==> flow/design.v <==
module ntt_16point(
    input wire clk,
    input wire rst,
    input wire start,
    input wire [111:0] data_in,
    output reg done,
    output reg [6:0] result_0,
    output reg [6:0] result_1,
    output reg [6:0] result_2,
    output reg [6:0] result_3,
    output reg [6:0] result_4,
    output reg [6:0] result_5,
    output reg [6:0] result_6,
    output reg [6:0] result_7,
    output reg [6:0] result_8,
    output reg [6:0] result_9,
    output reg [6:0] result_10,
    output reg [6:0] result_11,
    output reg [6:0] result_12,
    output reg [6:0] result_13,
    output reg [6:0] result_14,
    output reg [6:0] result_15
);
    localparam Q = 97;
    wire [6:0] omega [0:15];
    wire [6:0] input_data [0:15];
    reg [6:0] data [0:15];
    reg [3:0] stage;
    reg [4:0] i;
    reg computing;
    reg [3:0] m, k, j;
    reg [6:0] t, u, tw;
    reg [4:0] twiddle_idx;
    assign omega[0] = 1;
    assign omega[1] = 27;
    assign omega[2] = 50;
    assign omega[3] = 41;
    assign omega[4] = 96;
    assign omega[5] = 70;
    assign omega[6] = 47;
    assign omega[7] = 56;
    assign omega[8] = 1;
    assign omega[9] = 27;
    assign omega[10] = 50;
    assign omega[11] = 41;
    assign omega[12] = 96;
    assign omega[13] = 70;
    assign omega[14] = 47;
    assign omega[15] = 56;
    genvar gk;
    generate
        for (gk = 0; gk < 16; gk = gk + 1) begin : g_in
            assign input_data[gk] = data_in[7*gk +: 7];
        end
    endgenerate
    function [6:0] mod_mult;
        input [6:0] a;
        input [6:0] b;
        reg [13:0] temp;
        begin
            temp = a * b;
            mod_mult = temp % Q;
        end
    endfunction
    function [6:0] mod_add;
        input [6:0] a;
        input [6:0] b;
        reg [7:0] temp;
        begin
            temp = a + b;
            if (temp >= Q)
                mod_add = temp - Q;
            else
                mod_add = temp[6:0];
        end
    endfunction
    function [6:0] mod_sub;
        input [6:0] a;
        input [6:0] b;
        reg signed [7:0] temp;
        begin
            temp = a - b;
            if (temp < 0)
                mod_sub = temp + Q;
            else
                mod_sub = temp[6:0];
        end
    endfunction
    function [3:0] bit_reverse;
        input [3:0] idx;
        begin
            bit_reverse = {idx[0], idx[1], idx[2], idx[3]};
        end
    endfunction
    always @(posedge clk) begin
        if (rst) begin
            done <= 0;
            computing <= 0;
            stage <= 0;
            i <= 0;
        end else begin
            if (start && !computing) begin
                data[0] <= input_data[bit_reverse(0)];
                data[1] <= input_data[bit_reverse(1)];
                data[2] <= input_data[bit_reverse(2)];
                data[3] <= input_data[bit_reverse(3)];
                data[4] <= input_data[bit_reverse(4)];
                data[5] <= input_data[bit_reverse(5)];
                data[6] <= input_data[bit_reverse(6)];
                data[7] <= input_data[bit_reverse(7)];
                data[8] <= input_data[bit_reverse(8)];
                data[9] <= input_data[bit_reverse(9)];
                data[10] <= input_data[bit_reverse(10)];
                data[11] <= input_data[bit_reverse(11)];
                data[12] <= input_data[bit_reverse(12)];
                data[13] <= input_data[bit_reverse(13)];
                data[14] <= input_data[bit_reverse(14)];
                data[15] <= input_data[bit_reverse(15)];
                computing <= 1;
                done <= 0;
                stage <= 0;
                i <= 0;
            end else if (computing) begin
                if (stage < 4) begin
                    if (i < 16) begin
                        m = 1 << stage;   
                        k = i >> (stage + 1);   
                        j = i & ((1 << (stage + 1)) - 1);   
                        if (j < m) begin
                            twiddle_idx = (j << (4 - stage - 1)) & 15;
                            tw = omega[twiddle_idx];
                            t = mod_mult(tw, data[i + m]);
                            u = data[i];
                            data[i] <= mod_add(u, t);
                            data[i + m] <= mod_sub(u, t);
                        end
                        i <= i + 1;
                    end else begin
                        i <= 0;
                        stage <= stage + 1;
                    end
                end else begin
                    result_0 <= data[0];
                    result_1 <= data[1];
                    result_2 <= data[2];
                    result_3 <= data[3];
                    result_4 <= data[4];
                    result_5 <= data[5];
                    result_6 <= data[6];
                    result_7 <= data[7];
                    result_8 <= data[8];
                    result_9 <= data[9];
                    result_10 <= data[10];
                    result_11 <= data[11];
                    result_12 <= data[12];
                    result_13 <= data[13];
                    result_14 <= data[14];
                    result_15 <= data[15];
                    done <= 1;
                    computing <= 0;
                end
            end
        end
    end
endmodule
Reports on ntt_16point --
Tool output for the design above, in the order of the flow. Lines are those of the file above, counted from 1. Operators carry their Yosys type and port widths (W data, S select, Z words). Cell names lack the library's common part. The mark -- stands for no value.
Inputs: design top ntt_16point, clock clk, library sky130hd, corner tt_025C_1v80

Word level --
Counts by Yosys on the flattened word-level netlist (proc, flatten, opt, wreduce; memories kept). Print and check cells are left out. Cells with the same type and inputs are merged into one. Memory sizes are those after Yosys's memory passes, which may raise the word count (mostly to a power of two), join words into wider ones and drop unused or constant bits.
Operators by class: bitwise logic cells 5, order comparisons 5, add/sub/neg operators 10, reduce/logical cells 16, div/mod/pow operators 1, mux-type cells 79, equality and inequality tests 15, multiply operators 1, shift operators 3
Operators with widths (count):
- $mux W7 | 52
- $mod A14 B7 Y32 const B | 1
- $mul A7 B7 Y14 | 1
- $pmux W7 S8 | 1
- $mux W4 | 14
- $shl A4 B32 Y4 | 1
- $eq A4 B4 Y1 const B | 8
- $reduce_or A2 Y1 | 9
- $eq A4 B3 Y1 const B | 4
- $mux W1 | 11
- $eq A4 B2 Y1 const B | 2
- $add A7 B7 Y8 | 1
- $sub A7 B7 Y8 | 1
- $lt A8 B1 Y1 const B | 1
- $ge A8 B7 Y1 const B | 1
- $add A7 B6 Y7 const B | 1
- $sub A7 B7 Y7 const B | 1
- $sub A5 B2 Y6 const B | 1
- $shl A1 B5 Y4 const A | 1
- $sub A3 B4 Y5 const A | 1
- $add A4 B1 Y5 const B | 1
- $add A5 B1 Y5 const B | 1
- $lt A5 B5 Y1 const B | 1
- $mux W5 | 1
- $not A1 Y1 | 4
- $shl A2 B4 Y4 const A | 1
- $reduce_and A2 Y1 | 2
- $sub A4 B1 Y4 const B | 1
Not listed: further kinds 10, cells in them 10.
Storage and ports: memory bits (writable) 112, register bits 11, output and inout port bits 113, memories kept 1, input port bits 115
Memories:
- data | depth 16, bits a word 7, RTL line 27 | reg [6:0] data [0:15];

Longest topological paths --
Depth = most cells in a row (Yosys ltp): at word level without a register or memory, in the mapped netlist without a sequential cell, where the memories' decode and read muxes count.
Depth: depth after elaboration 25, ABC_AREA 1, mapped depth 107, depth with buffers taken out 105

Netlist --
Source: synth_stat.txt of the flow (Yosys; design flattened, memories mapped). It holds for the ABC_AREA given above (unset counts as 0); a run with the other value may have another netlist.
Mapped netlist: flip-flop cells 239, area of sequential cells 7026.7 µm², chip area (Yosys) 17068.9 µm², cell count 2080
Cells by type:
- edfxtp_1 | count 224, total area 6.73E+03 µm²
- nand2_1 | count 392, total area 1.47E+03 µm²
- o21ai_0 | count 235, total area 1.18E+03 µm²
- inv_1 | count 264, total area 990.95 µm²
- ha_1 | count 70, total area 875.84 µm²
- nor2_1 | count 195, total area 731.952 µm²
- nand3_1 | count 121, total area 605.581 µm²
- fa_1 | count 27, total area 540.518 µm²
- o22ai_1 | count 75, total area 469.2 µm²
- a21oi_1 | count 80, total area 400.384 µm²
- xor2_1 | count 38, total area 332.819 µm²
- dfxtp_1 | count 15, total area 300.288 µm²
- nand2_2 | count 39, total area 243.984 µm²
- nand4_1 | count 36, total area 225.216 µm²
- clkbuf_1 | count 47, total area 176.419 µm²
- o211ai_1 | count 21, total area 157.651 µm²
- nand3_4 | count 7, total area 122.618 µm²
- mux2i_1 | count 12, total area 120.115 µm²
Not listed: further types 40, cells in them 182.

Path before layout --
Path of least setup slack by OpenSTA after synthesis, without wires, with an ideal clock, recovery checks aside; 20% of the period is set as input and as output delay. Where synthesis merged equal registers, the netlist keeps one of their names.
Timing after synthesis: path type register -> register, start register stage[0], end memory data[0][1], slack 1067 ps, time at the first pin 0 ps, period 16000 ps, required time 15732 ps, stages on the path 95, arrival 14666 ps, delay of the path 14934 ps, synthesis period reached 14933 ps
"delay of the path" is the arrival time less input delay plus setup time. "stages on the path": output pins that drive a net of the path, with the launching flip-flop's if there is one; two outputs of one cell count as two. "synthesis period reached" = period - worst setup slack (recovery checks aside). The figure is calculated, with input and output delays left at 20% of the set period. The rows between start and end are the longest chain of elaborated cells between them; the timing report does not say that the signal goes this way. Where chains are equally long, one stands for them. Each line given opens the expression or statement behind the cell; cells for indexed reads and writes are added by Yosys, which also makes memories of some case tables. At most two assigning lines are given for a register; there are more.
Between the ends, after synthesis: cells stage by stage dfxtp_1 > clkbuf_1 > inv_1 > ha_1 > nor2_1 > nand2_1 > xor2_1 > nor2_1 > inv_1 > nor2_1 > nor2_1 > nor3_1 > ha_1 > inv_1 > nand3_1 > inv_1 > a2111oi_0 > inv_1 > [59 not listed] > nand2_1 > nand2_1 > ha_1 > inv_1 > fa_1 > o31ai_1 > a21oi_1 > o21ai_0 > xor2_1 > o311ai_0 > nand2_1 > inv_1 > or2_2 > o21ai_0 > clkbuf_1 > inv_1 > nor2_1 > o22ai_1, length of the longest elaborated chain 25, elaborated cells on any way between the ends 83, those cells by class 9 x add/sub; 1 x mul; 1 x div; 4 x compare; 15 x eq/ne; 3 x shift; 39 x mux; 1 x logic; 9 x reduce/logical; 1 x memory
RTL lines, path after synthesis:
- start: declaration | RTL line 28 | reg [3:0] stage;
- start: assignment | RTL line 99 | stage <= 0;
- start: assignment | RTL line 140 | stage <= stage + 1;
- $add A4 B1 Y5 | RTL line 128 | j = i & ((1 << (stage + 1)) - 1);
- $shl A1 B5 Y4 | RTL line 128
- $sub A4 B1 Y4 | RTL line 128
- $and A4 B4 Y4 | RTL line 128
- $shl A4 B32 Y4 | RTL line 130 | twiddle_idx = (j << (4 - stage - 1)) & 15;
- $eq A4 B4 Y1 | RTL line 131 | tw = omega[twiddle_idx];
- $reduce_or A2 Y1
- [11 not listed]
- $mux W7 | RTL line 71 | if (temp >= Q)
- $mux W7 | RTL line 129 | if (j < m) begin
- $mux W7 | RTL line 125 | if (i < 16) begin
- $mux W7 | RTL line 124 | if (stage < 4) begin
- $mux W7 | RTL line 123 | end else if (computing) begin
- $mux W7 | RTL line 102 | if (start && !computing) begin
- $mux W7 | RTL line 96 | if (rst) begin
- end: declaration | RTL line 27 | reg [6:0] data [0:15];

Path in the finished layout --
Path of least setup slack in the final report of run A (OpenROAD, finished layout, wires in). Where an end is a register, its clock arrival counts in the times. The report prints the path's times to 10 ps; the period is as set.
Timing post-layout: path type register -> register, start register stage[0], end memory data[2][5], slack 5880 ps, stages on the path 90, period 27200 ps, required time 27580 ps, arrival 21700 ps, time at the first pin 530 ps
The rows between start and end are the longest chain of elaborated cells between them; the timing report does not say that the signal goes this way. Where chains are equally long, one stands for them. At most two assigning lines are given for a register; there are more.
Between the ends, post-layout: cells stage by stage dfxtp_1 > clkbuf_1 > inv_1 > nor3_1 > fa_1 > nand2_1 > clkbuf_1 > clkbuf_1 > o221ai_1 > a22oi_1 > nand2_1 > inv_1 > nand2_1 > fa_1 > fa_1 > inv_1 > fa_1 > fa_1 > [54 not listed] > nand4_1 > nand2_1 > ha_1 > inv_1 > fa_1 > o31ai_1 > a21oi_1 > o21ai_0 > xor2_1 > o311ai_0 > nand2_1 > inv_1 > a31oi_1 > xor2_2 > inv_1 > o21ai_0 > nand2_1 > o21ai_0, length of the longest elaborated chain 25, elaborated cells on any way between the ends 83, those cells by class 9 x add/sub; 1 x mul; 1 x div; 4 x compare; 15 x eq/ne; 3 x shift; 39 x mux; 1 x logic; 9 x reduce/logical; 1 x memory
RTL lines, path post-layout:
- start: declaration | RTL line 28 | reg [3:0] stage;
- start: assignment | RTL line 99 | stage <= 0;
- start: assignment | RTL line 140 | stage <= stage + 1;
- $add A4 B1 Y5 | RTL line 128 | j = i & ((1 << (stage + 1)) - 1);
- $shl A1 B5 Y4 | RTL line 128
- $sub A4 B1 Y4 | RTL line 128
- $and A4 B4 Y4 | RTL line 128
- $shl A4 B32 Y4 | RTL line 130 | twiddle_idx = (j << (4 - stage - 1)) & 15;
- $eq A4 B4 Y1 | RTL line 131 | tw = omega[twiddle_idx];
- $reduce_or A2 Y1
- [11 not listed]
- $mux W7 | RTL line 71 | if (temp >= Q)
- $mux W7 | RTL line 129 | if (j < m) begin
- $mux W7 | RTL line 125 | if (i < 16) begin
- $mux W7 | RTL line 124 | if (stage < 4) begin
- $mux W7 | RTL line 123 | end else if (computing) begin
- $mux W7 | RTL line 102 | if (start && !computing) begin
- $mux W7 | RTL line 96 | if (rst) begin
- end: declaration | RTL line 27 | reg [6:0] data [0:15];

Data sheet: physical implementation of ntt_16point

Record of 4 stored runs of the RTL-to-layout flow on ntt_16point, platform sky130hd. The runs are unordered. Constraints: input delay and output delay 20% of the set period each, output load 0.01 pF.
"clock period achieved" means the clock period less the worst setup slack. The figure is calculated, with input and output delays left at 20% of the set period.
"total power of the final layout" rests on the timing tool's default activity at the inputs, not on a simulated workload.

* Run A | settings: ABC_AREA 1; CELL_PAD_IN_SITES_DETAIL_PLACEMENT 2; CELL_PAD_IN_SITES_GLOBAL_PLACEMENT 3; CORE_ASPECT_RATIO 0.78; CORE_MARGIN 5; CORE_UTILIZATION 29; CTS_CLUSTER_DIAMETER 278; CTS_CLUSTER_SIZE 38; GPL_ROUTABILITY_DRIVEN 1; GPL_TIMING_DRIVEN 0; HOLD_SLACK_MARGIN 0.08; MAX_ROUTING_LAYER met4; MIN_ROUTING_LAYER met2; PLACE_DENSITY_LB_ADDON 0.07; SLEW_MARGIN 25; TNS_END_PERCENT 55; period_ns 27.2; CAP_MARGIN 20 | results: cell area after synthesis 17068.9 µm²; die outline area 63848.2 µm²; std-cell area (final layout) 20951.3 µm²; smallest setup slack 5877 ps; total power of the final layout 1705 uW; clock period achieved 21323 ps
* Run B | settings: period_ns 15.7; CAP_MARGIN 20; CORE_MARGIN 2; CORE_UTILIZATION 40; SLEW_MARGIN 20 | results: cell area after synthesis 16917.5 µm²; die outline area 43955.2 µm²; std-cell area (final layout) 22669.2 µm²; smallest setup slack 58 ps; total power of the final layout 3136 uW; clock period achieved 15642 ps
* Run C | settings: CELL_PAD_IN_SITES_DETAIL_PLACEMENT 1; CELL_PAD_IN_SITES_GLOBAL_PLACEMENT 3; CORE_UTILIZATION 57; CTS_CLUSTER_DIAMETER 269; CTS_CLUSTER_SIZE 74; PLACE_DENSITY_LB_ADDON 0.27; SETUP_SLACK_MARGIN 5.0; SLEW_MARGIN 40; period_ns 20.8; CAP_MARGIN 20; CORE_MARGIN 2 | no final report: placement broke off with FLW-0024
* Run D | settings: ABC_AREA 1; CAP_MARGIN 30; CELL_PAD_IN_SITES_DETAIL_PLACEMENT 1; CELL_PAD_IN_SITES_GLOBAL_PLACEMENT 0; GPL_ROUTABILITY_DRIVEN 0; HOLD_SLACK_MARGIN 0.24; MAX_ROUTING_LAYER met5; MIN_ROUTING_LAYER met2; PLACE_DENSITY_LB_ADDON 0.28; SETUP_SLACK_MARGIN 4.76; SLEW_MARGIN 35; TNS_END_PERCENT 45; period_ns 16.0; CORE_MARGIN 2; CORE_UTILIZATION 40 | no final report: routing broke off with GRT-0232
